==> flow/design.v <==
module  MUX2x1_ASYNC #  ( parameter  WIDTH = 16 )
  (
  input    wire signed [WIDTH-1:0]           Input_One   ,
  input    wire signed [WIDTH-1:0]           Input_Two   ,
  input    wire                              Selection   ,
  output   wire        [WIDTH-1:0]           Output_Mux 
  );
assign  Output_Mux  = (Selection) ? Input_One:Input_Two;
endmodule
module  Register_File # ( parameter WIDTH = 16            , 
                                    DEPTH = 8             
                                    )
  (
    input     wire    signed    [WIDTH-1:0]   Input_Re    ,
    input     wire    signed    [WIDTH-1:0]   Input_Im    ,
    input     wire                            clk         ,
    input     wire                            rst         ,
    input     wire                            Enable      ,
    output    wire    signed    [WIDTH-1:0]   Output_Re   ,
    output    wire    signed    [WIDTH-1:0]   Output_Im     
  );
  reg signed  [WIDTH-1:0] reg_re [DEPTH-1:0];
  reg signed  [WIDTH-1:0] reg_im [DEPTH-1:0];
integer I;
assign Output_Re = reg_re [DEPTH-1];
assign Output_Im = reg_im [DEPTH-1];
  always @  ( posedge  clk  or  negedge rst )
  begin
    if(~rst)
      begin
        for (  I = 0  ;  I <  DEPTH ; I = I+1 )
        begin
          reg_re[I] <=  'b0 ;
          reg_im[I] <=  'b0 ;
        end
      end
    else
      begin
        if(Enable)
          begin
            reg_re[0] <=  Input_Re ;
            reg_im[0] <=  Input_Im ;
            for(  I = 1 ; I < DEPTH ; I = I+1  )
            begin
             reg_re[I] <=  reg_re[I-1];
             reg_im[I] <=  reg_im[I-1];
            end
          end
        else
          begin
             for (  I = 0  ;  I <  DEPTH ; I = I+1 )
              begin
                reg_re[I] <=  'b0 ;
                reg_im[I] <=  'b0 ;
             end
          end
      end
  end
endmodule
module Swap # ( parameter WIDTH = 16  )
  (
  input   wire    signed  [ WIDTH-1  : 0 ]    Input_Re        ,
  input   wire    signed  [ WIDTH-1  : 0 ]    Input_Im        ,
  input   wire                                Control_signal  ,
  output  wire    signed  [ WIDTH-1  : 0 ]    Output_Re       ,
  output  wire    signed  [ WIDTH-1  : 0 ]    Output_Im       
  );
  wire    signed  [ WIDTH-1  : 0 ]    input_re_complement       ;  
  wire    signed  [ WIDTH-1  : 0 ]    input_im_complement       ;  
assign input_re_complement  =    Input_Im ;
assign input_im_complement  =    (~Input_Re )+1'b1;
MUX2x1_ASYNC #(.WIDTH(WIDTH)) U5_MUX_Re
(
.Input_One  (input_re_complement)               ,
.Input_Two  (Input_Re)    ,
.Selection  (Control_signal)         ,
.Output_Mux (Output_Re)
);
MUX2x1_ASYNC #(.WIDTH(WIDTH)) U6_MUX_Im
(
.Input_One  (input_im_complement)               ,
.Input_Two  (Input_Im)    ,
.Selection  (Control_signal)         ,
.Output_Mux (Output_Im)
);
endmodule
module Butterfly #    ( parameter         WIDTH    = 16 ,
                                          DEPTH    = 8  
                                          )
  (
  input   wire    signed    [WIDTH-1:0]   Input_Re      ,
  input   wire    signed    [WIDTH-1:0]   Input_Im      ,
  input   wire                            clk           ,
  input   wire                            rst           ,
  input   wire                            ctrl_signal   ,
  input   wire                            cordic_valid  ,
  output  wire    signed    [WIDTH-1:-0]  Output_Re     ,
  output  wire    signed    [WIDTH-1:0]   Output_Im
  );
  wire  signed [WIDTH-1:0]    reg_re_out      ;
  wire  signed [WIDTH-1:0]    reg_im_out      ;
  wire  signed [WIDTH-1:0]    mux_out_one     ; 
  wire  signed [WIDTH-1:0]    mux_out_two     ; 
  wire  signed [WIDTH-1:0]    mux_one_in      ; 
  wire  signed [WIDTH-1:0]    mux_two_in      ; 
  wire  signed [WIDTH-1:0]    mux_three_in    ; 
  wire  signed [WIDTH-1:0]    mux_four_in     ; 
  assign mux_two_in   =  reg_re_out - Input_Re  ;
  assign mux_one_in   =  reg_im_out - Input_Im  ;
  assign mux_three_in =  Input_Im + reg_im_out;
  assign mux_four_in  =  Input_Re + reg_re_out;
  Register_File #(.WIDTH(16),.DEPTH(DEPTH)) U1_REGFILE
(
.Input_Re   (mux_out_two)   ,
.Input_Im   (mux_out_one)   , 
.clk        (clk)           ,
.rst        (rst)           ,
.Output_Re  (reg_re_out)    ,
.Enable     (cordic_valid)  ,
.Output_Im  (reg_im_out)   
);
MUX2x1_ASYNC #(.WIDTH(WIDTH)) U1_MUX 
(
.Input_One  (mux_one_in)      ,
.Input_Two  (Input_Im)        ,
.Selection  (ctrl_signal)     ,
.Output_Mux (mux_out_one)
);
MUX2x1_ASYNC #(.WIDTH(WIDTH)) U2_MUX 
(
.Input_One  (mux_two_in)      ,
.Input_Two  (Input_Re)        ,
.Selection  (ctrl_signal)     ,
.Output_Mux (mux_out_two)
);
MUX2x1_ASYNC #(.WIDTH(WIDTH)) U3_MUX 
(
.Input_One  (mux_three_in)    ,
.Input_Two  (reg_im_out)      ,
.Selection  (ctrl_signal)     ,
.Output_Mux (Output_Im)
);
MUX2x1_ASYNC #(.WIDTH(WIDTH)) U4_MUX 
(
.Input_One  (mux_four_in)    ,
.Input_Two  (reg_re_out)     ,
.Selection  (ctrl_signal)    ,
.Output_Mux (Output_Re)
);  
endmodule
module multiplier #(parameter WIDTH       =16        ,
                              FIXED_POINT =11
                              )
(
  input   wire signed   [WIDTH-1:0]     In_One_Re    ,
  input   wire signed   [WIDTH-1:0]     In_One_Im    ,
  input   wire signed   [WIDTH-1:0]     In_Two_Re    ,
  input   wire signed   [WIDTH-1:0]     In_Two_Im    ,
  input   wire                          clk          ,
  input   wire                          rst          ,
  input   wire                          Enable       ,
  output  reg  signed   [WIDTH-1:0]     Out_Re       ,
  output  reg  signed   [WIDTH-1:0]     Out_Im
  );
  wire  signed [WIDTH-1:0]      subtractor_one;  
  wire  signed [WIDTH-1:0]      subtractor_two;  
  wire  signed [WIDTH-1:0]      add_one       ;  
  wire  signed [(2*WIDTH)-1:0]  multi_one     ;  
  wire  signed [(2*WIDTH)-1:0]  multi_two     ;  
  wire  signed [(2*WIDTH)-1:0]  multi_three   ;  
  wire  signed [2*WIDTH:0]      add_re        ;  
  wire  signed [2*WIDTH:0]      add_im        ;  
assign subtractor_one   =   In_One_Re-In_One_Im;
assign subtractor_two   =   In_Two_Re-In_Two_Im;
assign add_one          =   In_One_Re+In_One_Im;
assign multi_one     =   In_Two_Re  * subtractor_one;
assign multi_two     =   In_One_Im  * subtractor_two;
assign multi_three   =   In_Two_Im  * add_one       ;
assign add_re       =    multi_one   + multi_two      ;
assign add_im       =    multi_three + multi_two      ;
always @ (*)
begin
     if(Enable)
       begin
        Out_Re = add_re[WIDTH+FIXED_POINT-1:FIXED_POINT] ;
        Out_Im = add_im[WIDTH+FIXED_POINT-1:FIXED_POINT] ;
       end
     else
      begin
        Out_Re  =  'b0;
        Out_Im  =  'b0;  
      end
end
endmodule
module  exponential # ( parameter   WIDTH=16 )
  (
  input   wire            Multiplier_Enable   ,
  input   wire            clk                 ,
  input   wire            rst                 ,
  output  reg             mux_selection       ,
  output  reg [WIDTH-1:0] br                  ,
  output  reg [WIDTH-1:0] bi                  
  );
  reg [3:0] counter;
  localparam       [WIDTH-1:0]        w2R = 'b0000010110101000 ,
								                      W2I = 'b1111101001011000 ,
								                     	W4R = 'b0000000000000000 ,
								                     	W4I = 'b1111100000000000 ,
								                     	W6R = 'b1111101001011000 ,
								                     	W6I = 'b1111101001011000 ,
								                     	W1R = 'b0000011101100100 ,
								                     	W1I = 'b1111110011110000 ,
								                     	W3R = 'b0000001100010000 ,
								                     	W3I = 'b1111100010011100 ,
								                     	W9R = 'b1111100010011100 ,
								                     	W9I = 'b0000001100010000 ;
always  @ ( posedge clk or  negedge rst)
begin
   if(!rst)
    begin
      counter <=  'b0;
    end
   else
    begin
      if(Multiplier_Enable)
         begin
          counter <= counter +1'b1;
        end
     else
        begin
         counter <=counter;
        end
    end
end
always @(*)
begin
	if(counter =='d5 || counter == 'd10)
	begin
		br = w2R;
		bi = W2I;
		mux_selection = 'b1;
	end
	else if(counter =='d6)
	begin
		br = W4R;
		bi = W4I;
		mux_selection = 'b1;
	end
	else if (counter =='d7 || counter == 'd14)
	begin
		br = W6R;
		bi = W6I;
		mux_selection = 'b1;
	end
	else if (counter =='d9 )
	begin
		br = W1R;
		bi = W1I;
		mux_selection = 'b1;
	end
	else if (counter =='d11 || counter == 'd13)
	begin
		br = W3R;
		bi = W3I;
		mux_selection = 'b1;
	end
	else if (counter =='d15 )
	begin
		br = W9R;
		bi = W9I;
		mux_selection = 'b1;
	end
	else
	begin
		br = 'b1;
		bi = 'b1;
		mux_selection = 'b0;
	end
end
endmodule
module Control_Unit # ( parameter   WIDTH     = 16  ,
                                    STAGES    = 6   
                                    )
  (
  input   wire                clk                 ,   
  input   wire                rst                 ,
  input   wire                Cordic_Valid        ,
  output  reg                 Multiplier_Enable   ,
  output  reg                 FFT_Valid           ,
  output  wire   [STAGES-1:0] Control_Signal_Out
  );
  reg   [4:0] counter ; 
  wire     c1,c2,c3,c4,c5,c6;
  assign Control_Signal_Out = {c6,c5,c4,c3,c2,c1} ;
  always @(posedge clk or negedge rst)
begin
    if(!rst)
    begin
        FFT_Valid <= 'b0;
        Multiplier_Enable <= 'b0;
    end
    else
    begin
        if(counter == 'd14)
          begin
            FFT_Valid <= 'b1;
          end
        else
          begin
            FFT_Valid <=FFT_Valid;  
          end
        if(counter == 'd11)
        begin
            Multiplier_Enable <= 'b1;
        end
    end
end
always  @ ( posedge clk or  negedge rst)
begin
  if(!rst)
   begin
     counter  <=  'b0;
   end  
  else
    begin
      if(Cordic_Valid)
        begin
          counter <= counter  + 'b1;   
        end
      else
        begin
          counter <=  counter ;
        end
    end
end
assign c6 = counter[0]                                    ;
assign c5= counter[0] &(!counter[1])                      ;
assign c4 = counter[1]                                    ;
assign c3 = counter[2]                                    ;
assign c2 = (~counter[3]&counter[2])                        ; 
assign c1 = counter[3]                                    ;      
endmodule
module FFT_TOB  # ( parameter   DEPTH_BUTTER_ONE    = 8    ,
                                DEPTH_BUTTER_TWO    = 4    ,
                                DEPTH_BUTTER_THREE  = 2    ,
                                DEPTH_BTTER_FOUR    = 1    ,  
                                WIDTH               = 16   ,
                                STAGES              = 6    ,
                                FIXED_POINT         = 11   )
( 
input     wire    signed      [WIDTH-1:0]     Input_re          ,
input     wire    signed      [WIDTH-1:0]     Input_Im          ,
input     wire                                cordic_Valid      ,
input     wire                                clk               ,
input     wire                                rst               ,
output    wire    signed      [WIDTH-1:0]     Output_FFT_Re     ,
output    wire    signed      [WIDTH-1:0]     Output_FFT_Im     ,
output    wire                                Data_Valid    
);
wire   [STAGES-1:0]   control_output        ;
wire                  multiplier_enable     ;
wire                  mux_selection         ;
wire     [WIDTH-1:0]  output_re_stage_one   ;
wire     [WIDTH-1:0]  output_im_stage_one   ;
wire     [WIDTH-1:0]  output_re_stage_two   ;
wire     [WIDTH-1:0]  output_im_stage_two   ;
wire     [WIDTH-1:0]  output_re_stage_three ;
wire     [WIDTH-1:0]  output_im_stage_three ;
wire     [WIDTH-1:0]  output_re_swap_one    ;
wire     [WIDTH-1:0]  output_im_swap_one    ;
wire     [WIDTH-1:0]  output_re_swap_two    ;
wire     [WIDTH-1:0]  output_im_swap_two    ;
wire     [WIDTH-1:0]  output_re_twiddle     ;
wire     [WIDTH-1:0]  output_im_twiddle     ;
wire     [WIDTH-1:0]  output_re_multiplier  ;
wire     [WIDTH-1:0]  output_im_multiplier  ;
wire     [WIDTH-1:0]  output_re_mux         ;
wire     [WIDTH-1:0]  output_im_mux         ;
Control_Unit #(.WIDTH(WIDTH),.STAGES(STAGES)) U1_Control
(
.clk                 (clk)                  ,   
.rst                 (rst)                  ,
.Cordic_Valid        (cordic_Valid)         ,
.Multiplier_Enable   (multiplier_enable)    ,
.FFT_Valid           (Data_Valid)           ,
.Control_Signal_Out  (control_output)
);
Butterfly #(.WIDTH(WIDTH),.DEPTH(DEPTH_BUTTER_ONE)) U1_Butterfly
(
.Input_Re      (Input_re)                   ,
.Input_Im      (Input_Im)                   ,
.clk           (clk)                        ,
.rst           (rst)                        ,
.ctrl_signal   (control_output[0])          ,
.cordic_valid  (cordic_Valid)               ,
.Output_Re     (output_re_stage_one)        ,
.Output_Im     (output_im_stage_one)
);
Swap #(.WIDTH(WIDTH)) U1_Swap
(
.Input_Re         (output_re_stage_one)    ,
.Input_Im         (output_im_stage_one)    ,
.Control_signal   (control_output[1])      ,
.Output_Re        (output_re_swap_one)     ,
.Output_Im        (output_im_swap_one)
);
Butterfly #(.WIDTH(WIDTH),.DEPTH(DEPTH_BUTTER_TWO)) U2_Butterfly
(
.Input_Re      (output_re_swap_one)        ,
.Input_Im      (output_im_swap_one)        ,
.clk           (clk)                       ,
.rst           (rst)                       ,
.ctrl_signal   (control_output[2])         ,
.cordic_valid  (cordic_Valid)              ,
.Output_Re     (output_re_stage_two)       , 
.Output_Im     (output_im_stage_two)
);
exponential #(.WIDTH(WIDTH)) U1_Exponential
(
.Multiplier_Enable   (multiplier_enable)                   ,
.clk                 (clk)                ,
.rst                 (rst)                ,
.mux_selection       (mux_selection)      ,
.br                  (output_re_twiddle)  ,
.bi                  (output_im_twiddle) 
);
multiplier #(.WIDTH(WIDTH),.FIXED_POINT(FIXED_POINT)) U1_Multiplier
(
.In_One_Re   (output_re_stage_two)        ,
.In_One_Im   (output_im_stage_two)        ,
.In_Two_Re   (output_re_twiddle)          ,
.In_Two_Im   (output_im_twiddle)          ,
.clk         (clk)                        ,
.rst         (rst)                        ,
.Enable      (multiplier_enable)          ,
.Out_Re      (output_re_multiplier)       ,
.Out_Im      (output_im_multiplier)
);
MUX2x1_ASYNC #(.WIDTH(WIDTH))  U1_Mux_Re_Multiplier
(
.Input_One  (output_re_multiplier)        ,    
.Input_Two  (output_re_stage_two)         ,
.Selection  (mux_selection)               ,
.Output_Mux (output_re_mux)
);
MUX2x1_ASYNC #(.WIDTH(WIDTH))  U1_Mux_Im_Multiplier
(
.Input_One  (output_im_multiplier)        ,
.Input_Two  (output_im_stage_two)         ,
.Selection  (mux_selection)               ,
.Output_Mux (output_im_mux)
);
Butterfly #(.WIDTH(WIDTH),.DEPTH(DEPTH_BUTTER_THREE)) U3_Butterfly
(
.Input_Re      (output_re_mux)            ,
.Input_Im      (output_im_mux)            ,
.clk           (clk)                      ,
.rst           (rst)                      ,
.ctrl_signal   (control_output[3])        ,
.cordic_valid  (cordic_Valid)             ,
.Output_Re     (output_re_stage_three)    ,
.Output_Im     (output_im_stage_three)
 );
Swap #(.WIDTH(WIDTH)) U2_Swap
(
.Input_Re         (output_re_stage_three) ,
.Input_Im         (output_im_stage_three) ,
.Control_signal   (control_output[4])     ,
.Output_Re        (output_re_swap_two)    ,
.Output_Im        (output_im_swap_two)
);
Butterfly #(.WIDTH(WIDTH),.DEPTH(DEPTH_BTTER_FOUR)) U4_Butterfly
(
.Input_Re      (output_re_swap_two)     ,  
.Input_Im      (output_im_swap_two)     ,
.clk           (clk)                    ,
.rst           (rst)                    ,
.ctrl_signal   (control_output[5])      ,
.cordic_valid  (cordic_Valid)           ,
.Output_Re     (Output_FFT_Re)          ,
.Output_Im     (Output_FFT_Im)
);
endmodule
Tool chain data of FFT_TOB
The steps from the RTL of FFT_TOB to its reports follow in flow order.
Line numbers count from 1 in the design file above.
Operators: Yosys type, input widths -> output width; for muxes data width and select width s.
A cell with n/a has no value.
- design top: FFT_TOB
- clock input: clk
- standard-cell library: sky130hd
- timing corner: tt_025C_1v80

Word level
Counts by Yosys on the flattened word-level netlist (proc, flatten, opt, wreduce). Print and check cells are left out. Cells with the same type and inputs are merged into one.
- noted equal/unequal tests: 11
- divide/modulo/power cells: 0
- bitwise logic cells: 5
- muxes and demuxes at 72
- multiply operators at 3
- $lt $le $gt $ge: 0
- shift-type cells at 0
- add/sub/neg operators: 25
- reduce/logical cells at 4
- operator list (operator ; count):
    $mul 16x16->27 ; 3
    $mux 16 ; 65
    $sub 16x16->16 ; 10
    $add 16x16->16 ; 9
    $add 27x27->27 ; 2
    $add 16x1->16 const B ; 2
    $not 16->16 ; 2
    $eq 4x4->1 const B ; 6
    $eq 4x3->1 const B ; 3
    $eq 5x4->1 const B ; 2
    $mux 10 ; 1
    $mux 1 ; 6
    $add 5x1->5 const B ; 1
    $add 4x1->4 const B ; 1
    $logic_or 1x1->1 ; 3
    $and 1x1->1 ; 2
    $not 1->1 ; 1
    $logic_not 1->1 ; 1
- word-level cells: 154
- input port bits at 35
- noted output and inout port bits: 33
- bits in read-only memories: 0
- word width x clocked read ports: 0
- memories at 0
- flip-flop bits (word level) at 491
- noted bits in writable memories: 0
- latch bits at 0

Logic depth
Yosys ltp: most cells in a row. Word level: on the elaborated netlist, between registers, memories and ports. Mapped: between sequential cells and ports; inverters and the memories' decode and read muxes count.
- depth after elaboration at 20
- noted ABC_AREA: 0
- depth in mapped cells at 81
- depth with buffers taken out at 80

Mapped cells and area
Source: synth_stat.txt of the flow (Yosys; design flattened, memories mapped). It holds for the ABC_AREA given above (unset counts as 0); a run with the other value may have another netlist.
The area totals of this step are shown rounded.
- cells by type (cell type ; count):
    sky130_fd_sc_hd__dfrtp_1 ; 491
    sky130_fd_sc_hd__fa_1 ; 615
    sky130_fd_sc_hd__ha_1 ; 543
    sky130_fd_sc_hd__inv_1 ; 978
    sky130_fd_sc_hd__xnor2_1 ; 297
    sky130_fd_sc_hd__and2_1 ; 374
    sky130_fd_sc_hd__nor2_1 ; 590
    sky130_fd_sc_hd__a21oi_1 ; 313
    sky130_fd_sc_hd__nand2_1 ; 347
    sky130_fd_sc_hd__o21bai_1 ; 115
    sky130_fd_sc_hd__clkbuf_1 ; 174
    sky130_fd_sc_hd__a211oi_1 ; 83
    sky130_fd_sc_hd__mux2i_1 ; 61
    sky130_fd_sc_hd__xor2_1 ; 68
    sky130_fd_sc_hd__o21ai_0 ; 106
    sky130_fd_sc_hd__mux2_2 ; 40
    sky130_fd_sc_hd__nand2b_1 ; 66
    sky130_fd_sc_hd__a21o_1 ; 40
Not listed: further types 91, cells in them 528.
- noted area of sequential cells: 12000 um^2
- flip-flop cells at 491
- noted cell count: 5829
- mapped area: 54000 um^2
By module: a second synthesis without flattening, with its own total; a netlist apart from the flattened one above.
- cells (unflattened synthesis): 6513
- area total of the unflattened synthesis: 63000 um^2
Each row is one instance without its submodules.
- modules (module ; cells ; area (um^2) ; instances):
    multiplier ; 3177 ; 28000 ; 1
    Register_File ; 540 ; 8200 ; 1
    MUX2x1_ASYNC (WIDTH=16) ; 18 ; 250 ; 22
    Register_File ; 270 ; 4200 ; 1
    Butterfly ; 440 ; 3200 ; 1
    Butterfly ; 449 ; 3100 ; 1
    Butterfly ; 437 ; 3000 ; 1
    Butterfly ; 409 ; 2900 ; 1
    Register_File ; 134 ; 2100 ; 1
    Register_File ; 67 ; 1100 ; 1
    exponential (WIDTH=16) ; 90 ; 630 ; 1
    Swap (WIDTH=16) ; 36 ; 290 ; 2
    Control_Unit ; 32 ; 360 ; 1
    FFT_TOB ; 0 ; 0.0 ; 1

Timing after synthesis
Path of least setup slack by OpenSTA after synthesis, without wires, with an ideal clock, recovery checks aside; 20% of the period is set as input and as output delay. Where synthesis merged equal registers, the netlist keeps one of their names.
- path kind: input-to-output
- from: in Input_re[0]
- to: out Output_FFT_Im[15]
- clock period: 27.0 ns
- setup slack at 0.775 ns
- noted arrival time: 20.825 ns
- noted data required time: 21.600 ns
- noted stages on the path: 68
- input delay: 5.400 ns
- noted external output delay: 5.400 ns
- buffers on the path at 2
- delay of the path at 15.425 ns
- noted synthesis period reached: 26.225 ns
"delay of the path" is the arrival time less input delay plus setup time.
A path that ends at an output port has no setup time.
"stages on the path" counts driving pins, that of a launching flip-flop among them; a cell with two outputs on the path counts twice.
"synthesis period reached" = period - worst setup slack (recovery checks aside). The figure is calculated, with input and output delays left at 20% of the set period.
Between the ends stands the longest chain of elaborated cells between them, by number of cells; it is not shown to be the way that was timed. Of several equally long chains one is given.
A line is the first line of the expression or statement that the cell stems from. Yosys adds cells for indexed reads and writes and turns some case tables into memories.
- path through: sky130_fd_sc_hd__ha_1 > sky130_fd_sc_hd__fa_1 > sky130_fd_sc_hd__nand2b_1 > sky130_fd_sc_hd__a221oi_4 > sky130_fd_sc_hd__o2111ai_1 > sky130_fd_sc_hd__and3b_1 > sky130_fd_sc_hd__nand3_2 > sky130_fd_sc_hd__or4_1 > sky130_fd_sc_hd__a211oi_1 > sky130_fd_sc_hd__xnor2_1 > sky130_fd_sc_hd__mux2i_1 > sky130_fd_sc_hd__a21oi_1 > sky130_fd_sc_hd__ha_1 > sky130_fd_sc_hd__inv_1 > sky130_fd_sc_hd__o22ai_1 > sky130_fd_sc_hd__o31a_1 > sky130_fd_sc_hd__or3_1 > sky130_fd_sc_hd__a31o_2 > (+32 left out) > sky130_fd_sc_hd__o21ai_0 > sky130_fd_sc_hd__a21boi_0 > sky130_fd_sc_hd__o21a_1 > sky130_fd_sc_hd__or3_1 > sky130_fd_sc_hd__a31oi_1 > sky130_fd_sc_hd__xnor2_1 > sky130_fd_sc_hd__nor2_1 > sky130_fd_sc_hd__a21oi_1 > sky130_fd_sc_hd__ha_1 > sky130_fd_sc_hd__clkbuf_1 > sky130_fd_sc_hd__a21oi_1 > sky130_fd_sc_hd__o21bai_1 > sky130_fd_sc_hd__a21oi_1 > sky130_fd_sc_hd__o21bai_1 > sky130_fd_sc_hd__a21oi_1 > sky130_fd_sc_hd__nor3_1 > sky130_fd_sc_hd__nand3b_1 > sky130_fd_sc_hd__xnor2_1
- length of the longest elaborated chain: 19
- elaborated cells on any way between the ends: 30
- source lines of those cells at 12
- those cells by class: add/sub (12); mul (3); mux (13); logic (2)
- ends and longest elaborated chain, after synthesis (item ; RTL line ; text):
    from (decl) ; 351 ; input     wire    signed      [WIDTH-1:0]     Input_re          ,
    $add 16x16->16 ; 111 ; assign mux_four_in  =  Input_Re + reg_re_out;
    $mux 16 ; 8 ; assign  Output_Mux  = (Selection) ? Input_One:Input_Two;
    $not 16->16 ; 71 ; assign input_im_complement  =    (~Input_Re )+1'b1;
    $add 16x1->16 ; 71 ;
    $mux 16 ; 8 ;
    $add 16x16->16 ; 110 ; assign mux_three_in =  Input_Im + reg_im_out;
    $mux 16 ; 8 ;
    (+5 left out) ; n/a ;
    $add 16x16->16 ; 111 ;
    $mux 16 ; 8 ;
    $not 16->16 ; 71 ;
    $add 16x1->16 ; 71 ;
    $mux 16 ; 8 ;
    $add 16x16->16 ; 110 ;
    $mux 16 ; 8 ;
    to (decl) ; 357 ; output    wire    signed      [WIDTH-1:0]     Output_FFT_Im     ,

Worst path after layout
From the final timing report of run A: the path of least setup slack in the routed layout; clock arrival at registers is part of the times.
- path kind: input-to-output
- from: in Input_re[1]
- to: out Output_FFT_Re[15]
- buffers on the path at 6
- noted stages on the path: 68
- setup slack at -1.53 ns
- noted arrival time: 22.09 ns
- input delay: 5.14 ns
- noted data required time: 20.56 ns
- noted external output delay: 5.14 ns
- clock period: 25.7 ns
Between the ends stands the longest chain of elaborated cells between them, by number of cells; it is not shown to be the way that was timed. Of several equally long chains one is given.
- path through: sky130_fd_sc_hd__clkbuf_4 > sky130_fd_sc_hd__inv_1 > sky130_fd_sc_hd__ha_4 > sky130_fd_sc_hd__nor2b_4 > sky130_fd_sc_hd__o311ai_4 > sky130_fd_sc_hd__a211oi_2 > sky130_fd_sc_hd__a211oi_4 > sky130_fd_sc_hd__buf_12 > sky130_fd_sc_hd__nand3_2 > sky130_fd_sc_hd__or4_4 > sky130_fd_sc_hd__a211oi_4 > sky130_fd_sc_hd__xnor2_4 > sky130_fd_sc_hd__mux2i_1 > sky130_fd_sc_hd__a21oi_2 > sky130_fd_sc_hd__buf_4 > sky130_fd_sc_hd__ha_4 > sky130_fd_sc_hd__inv_6 > sky130_fd_sc_hd__a2111oi_4 > (+32 left out) > sky130_fd_sc_hd__nand2_1 > sky130_fd_sc_hd__a41o_1 > sky130_fd_sc_hd__a31o_2 > sky130_fd_sc_hd__a21oi_2 > sky130_fd_sc_hd__nor2b_1 > sky130_fd_sc_hd__or3_1 > sky130_fd_sc_hd__a32oi_4 > sky130_fd_sc_hd__inv_1 > sky130_fd_sc_hd__ha_2 > sky130_fd_sc_hd__xnor2_1 > sky130_fd_sc_hd__mux2_2 > sky130_fd_sc_hd__mux2_2 > sky130_fd_sc_hd__ha_2 > sky130_fd_sc_hd__a21oi_2 > sky130_fd_sc_hd__nor3_1 > sky130_fd_sc_hd__nand3b_1 > sky130_fd_sc_hd__xnor2_2 > sky130_fd_sc_hd__clkbuf_2
- length of the longest elaborated chain: 17
- elaborated cells on any way between the ends: 28
- source lines of those cells at 12
- those cells by class: add/sub (11); mul (3); mux (13); logic (1)
- ends and longest elaborated chain, after layout (item ; RTL line ; text):
    from (decl) ; 351 ; input     wire    signed      [WIDTH-1:0]     Input_re          ,
    $add 16x16->16 ; 111 ; assign mux_four_in  =  Input_Re + reg_re_out;
    $mux 16 ; 8 ; assign  Output_Mux  = (Selection) ? Input_One:Input_Two;
    $not 16->16 ; 71 ; assign input_im_complement  =    (~Input_Re )+1'b1;
    $add 16x1->16 ; 71 ;
    $mux 16 ; 8 ;
    $add 16x16->16 ; 110 ; assign mux_three_in =  Input_Im + reg_im_out;
    $mux 16 ; 8 ;
    (+2 left out) ; n/a ;
    $add 27x27->27 ; 179 ; assign add_re       =    multi_one   + multi_two      ;
    $mux 16 ; 183 ; if(Enable)
    $mux 16 ; 8 ;
    $add 16x16->16 ; 111 ;
    $mux 16 (2 in a row) ; 8 ;
    $add 16x16->16 ; 111 ;
    $mux 16 ; 8 ;
    to (decl) ; 356 ; output    wire    signed      [WIDTH-1:0]     Output_FFT_Re     ,

Wiki page: FFT_TOB / flow data

6 stored runs of FFT_TOB in the flow (synthesis by Yosys, layout by OpenROAD, sky130hd cells), in arbitrary order. Constraints: input delay and output delay 20% of the set period each, output load 0.01 pF.
By "period achieved" is meant the clock period of the run minus its worst setup slack. This is arithmetic on one report: input and output delays are still those of the set period (20% each).
By "time used up by the worst setup path" is meant the share of the clock period that the worst setup path is allowed (20% is reserved at inputs, 20% at outputs), minus its slack. Clock arrival times at its registers enter into it.
The results are shown rounded.

Run A
Settings were ABC_AREA = 0; CELL_PAD_IN_SITES_GLOBAL_PLACEMENT = 3; CORE_ASPECT_RATIO = 1.47; CORE_MARGIN = 8; CORE_UTILIZATION = 28; CTS_CLUSTER_DIAMETER = 157; CTS_CLUSTER_SIZE = 40; GPL_ROUTABILITY_DRIVEN = 1; GPL_TIMING_DRIVEN = 0; HOLD_SLACK_MARGIN = -0.01; MAX_ROUTING_LAYER = met4; MIN_ROUTING_LAYER = met2; PLACE_DENSITY_LB_ADDON = 0.22; SETUP_SLACK_MARGIN = -2.0; SLEW_MARGIN = 35; TNS_END_PERCENT = 30; period_ns = 25.7; CAP_MARGIN = 20
- noted the period achieved: 27.233 ns
- smallest setup slack: -1.5 ns
- synthesized cell area: 54000 um^2
- smallest hold slack: 0.45 ns
- post-layout utilization: 33%
- noted the post-route setup TNS: -17 ns
- area inside the die boundary at 210000 um^2
- standard-cell area after layout at 63000 um^2
- time used up by the worst setup path: 16.95 ns
- critical path type: input-to-output

Run B
Settings were CELL_PAD_IN_SITES_GLOBAL_PLACEMENT = 1; CORE_ASPECT_RATIO = 0.94; CORE_UTILIZATION = 30; CTS_CLUSTER_DIAMETER = 232; MAX_ROUTING_LAYER = met4; PLACE_DENSITY_LB_ADDON = 0.24; TNS_END_PERCENT = 10; period_ns = 28.0; CAP_MARGIN = 20; CORE_MARGIN = 2; SLEW_MARGIN = 20
- noted the period achieved: 27.306 ns
- smallest setup slack: 0.69 ns
- synthesized cell area: 54000 um^2
- smallest hold slack: 0.43 ns
- post-layout utilization: 36%
- noted the post-route setup TNS: 0.000 ns
- area inside the die boundary at 180000 um^2
- standard-cell area after layout at 64000 um^2
- time used up by the worst setup path: 16.11 ns
- critical path type: input-to-output

Run C
Settings were ABC_AREA = 0; CELL_PAD_IN_SITES_GLOBAL_PLACEMENT = 3; CORE_ASPECT_RATIO = 1.02; CORE_MARGIN = 8; CORE_UTILIZATION = 28; CTS_CLUSTER_DIAMETER = 157; CTS_CLUSTER_SIZE = 40; GPL_ROUTABILITY_DRIVEN = 1; HOLD_SLACK_MARGIN = -0.01; MAX_ROUTING_LAYER = met4; MIN_ROUTING_LAYER = met1; PLACE_DENSITY_LB_ADDON = 0.22; SETUP_SLACK_MARGIN = -2.0; SLEW_MARGIN = 35; TNS_END_PERCENT = 30; period_ns = 25.7; CAP_MARGIN = 20
- noted the period achieved: 26.932 ns
- smallest setup slack: -1.2 ns
- synthesized cell area: 54000 um^2
- smallest hold slack: 0.43 ns
- post-layout utilization: 34%
- noted the post-route setup TNS: -16 ns
- area inside the die boundary at 210000 um^2
- standard-cell area after layout at 65000 um^2
- time used up by the worst setup path: 16.65 ns
- critical path type: input-to-output

Run D
Settings were ABC_AREA = 1; CORE_ASPECT_RATIO = 1.05; CORE_UTILIZATION = 28; CTS_CLUSTER_DIAMETER = 157; CTS_CLUSTER_SIZE = 72; GPL_ROUTABILITY_DRIVEN = 1; HOLD_SLACK_MARGIN = 0.28; MAX_ROUTING_LAYER = met4; MIN_ROUTING_LAYER = met1; SETUP_SLACK_MARGIN = -2.0; SLEW_MARGIN = 25; TNS_END_PERCENT = 30; period_ns = 25.7; CAP_MARGIN = 20; CORE_MARGIN = 2
- noted the period achieved: 26.683 ns
- smallest setup slack: -0.98 ns
- synthesized cell area: 54000 um^2
- smallest hold slack: 0.41 ns
- post-layout utilization: 33%
- noted the post-route setup TNS: -11 ns
- area inside the die boundary at 200000 um^2
- standard-cell area after layout at 64000 um^2
- time used up by the worst setup path: 16.40 ns
- critical path type: input-to-output

Run E
Settings were SETUP_SLACK_MARGIN = -1.09; period_ns = 26.6; CAP_MARGIN = 20; CORE_MARGIN = 2; CORE_UTILIZATION = 40; SLEW_MARGIN = 20
- noted the period achieved: 27.166 ns
- smallest setup slack: -0.57 ns
- synthesized cell area: 54000 um^2
- smallest hold slack: 0.37 ns
- post-layout utilization: 48%
- noted the post-route setup TNS: -4.8 ns
- area inside the die boundary at 140000 um^2
- standard-cell area after layout at 64000 um^2
- time used up by the worst setup path: 16.53 ns
- critical path type: input-to-output

Run F
Settings were CORE_ASPECT_RATIO = 0.94; PLACE_DENSITY_LB_ADDON = 0.24; period_ns = 28.0; CAP_MARGIN = 20; CORE_MARGIN = 2; CORE_UTILIZATION = 40; SLEW_MARGIN = 20
- noted the period achieved: 27.309 ns
- smallest setup slack: 0.69 ns
- synthesized cell area: 54000 um^2
- smallest hold slack: 0.44 ns
- post-layout utilization: 47%
- noted the post-route setup TNS: 0.000 ns
- area inside the die boundary at 140000 um^2
- standard-cell area after layout at 63000 um^2
- time used up by the worst setup path: 16.11 ns
- critical path type: input-to-output
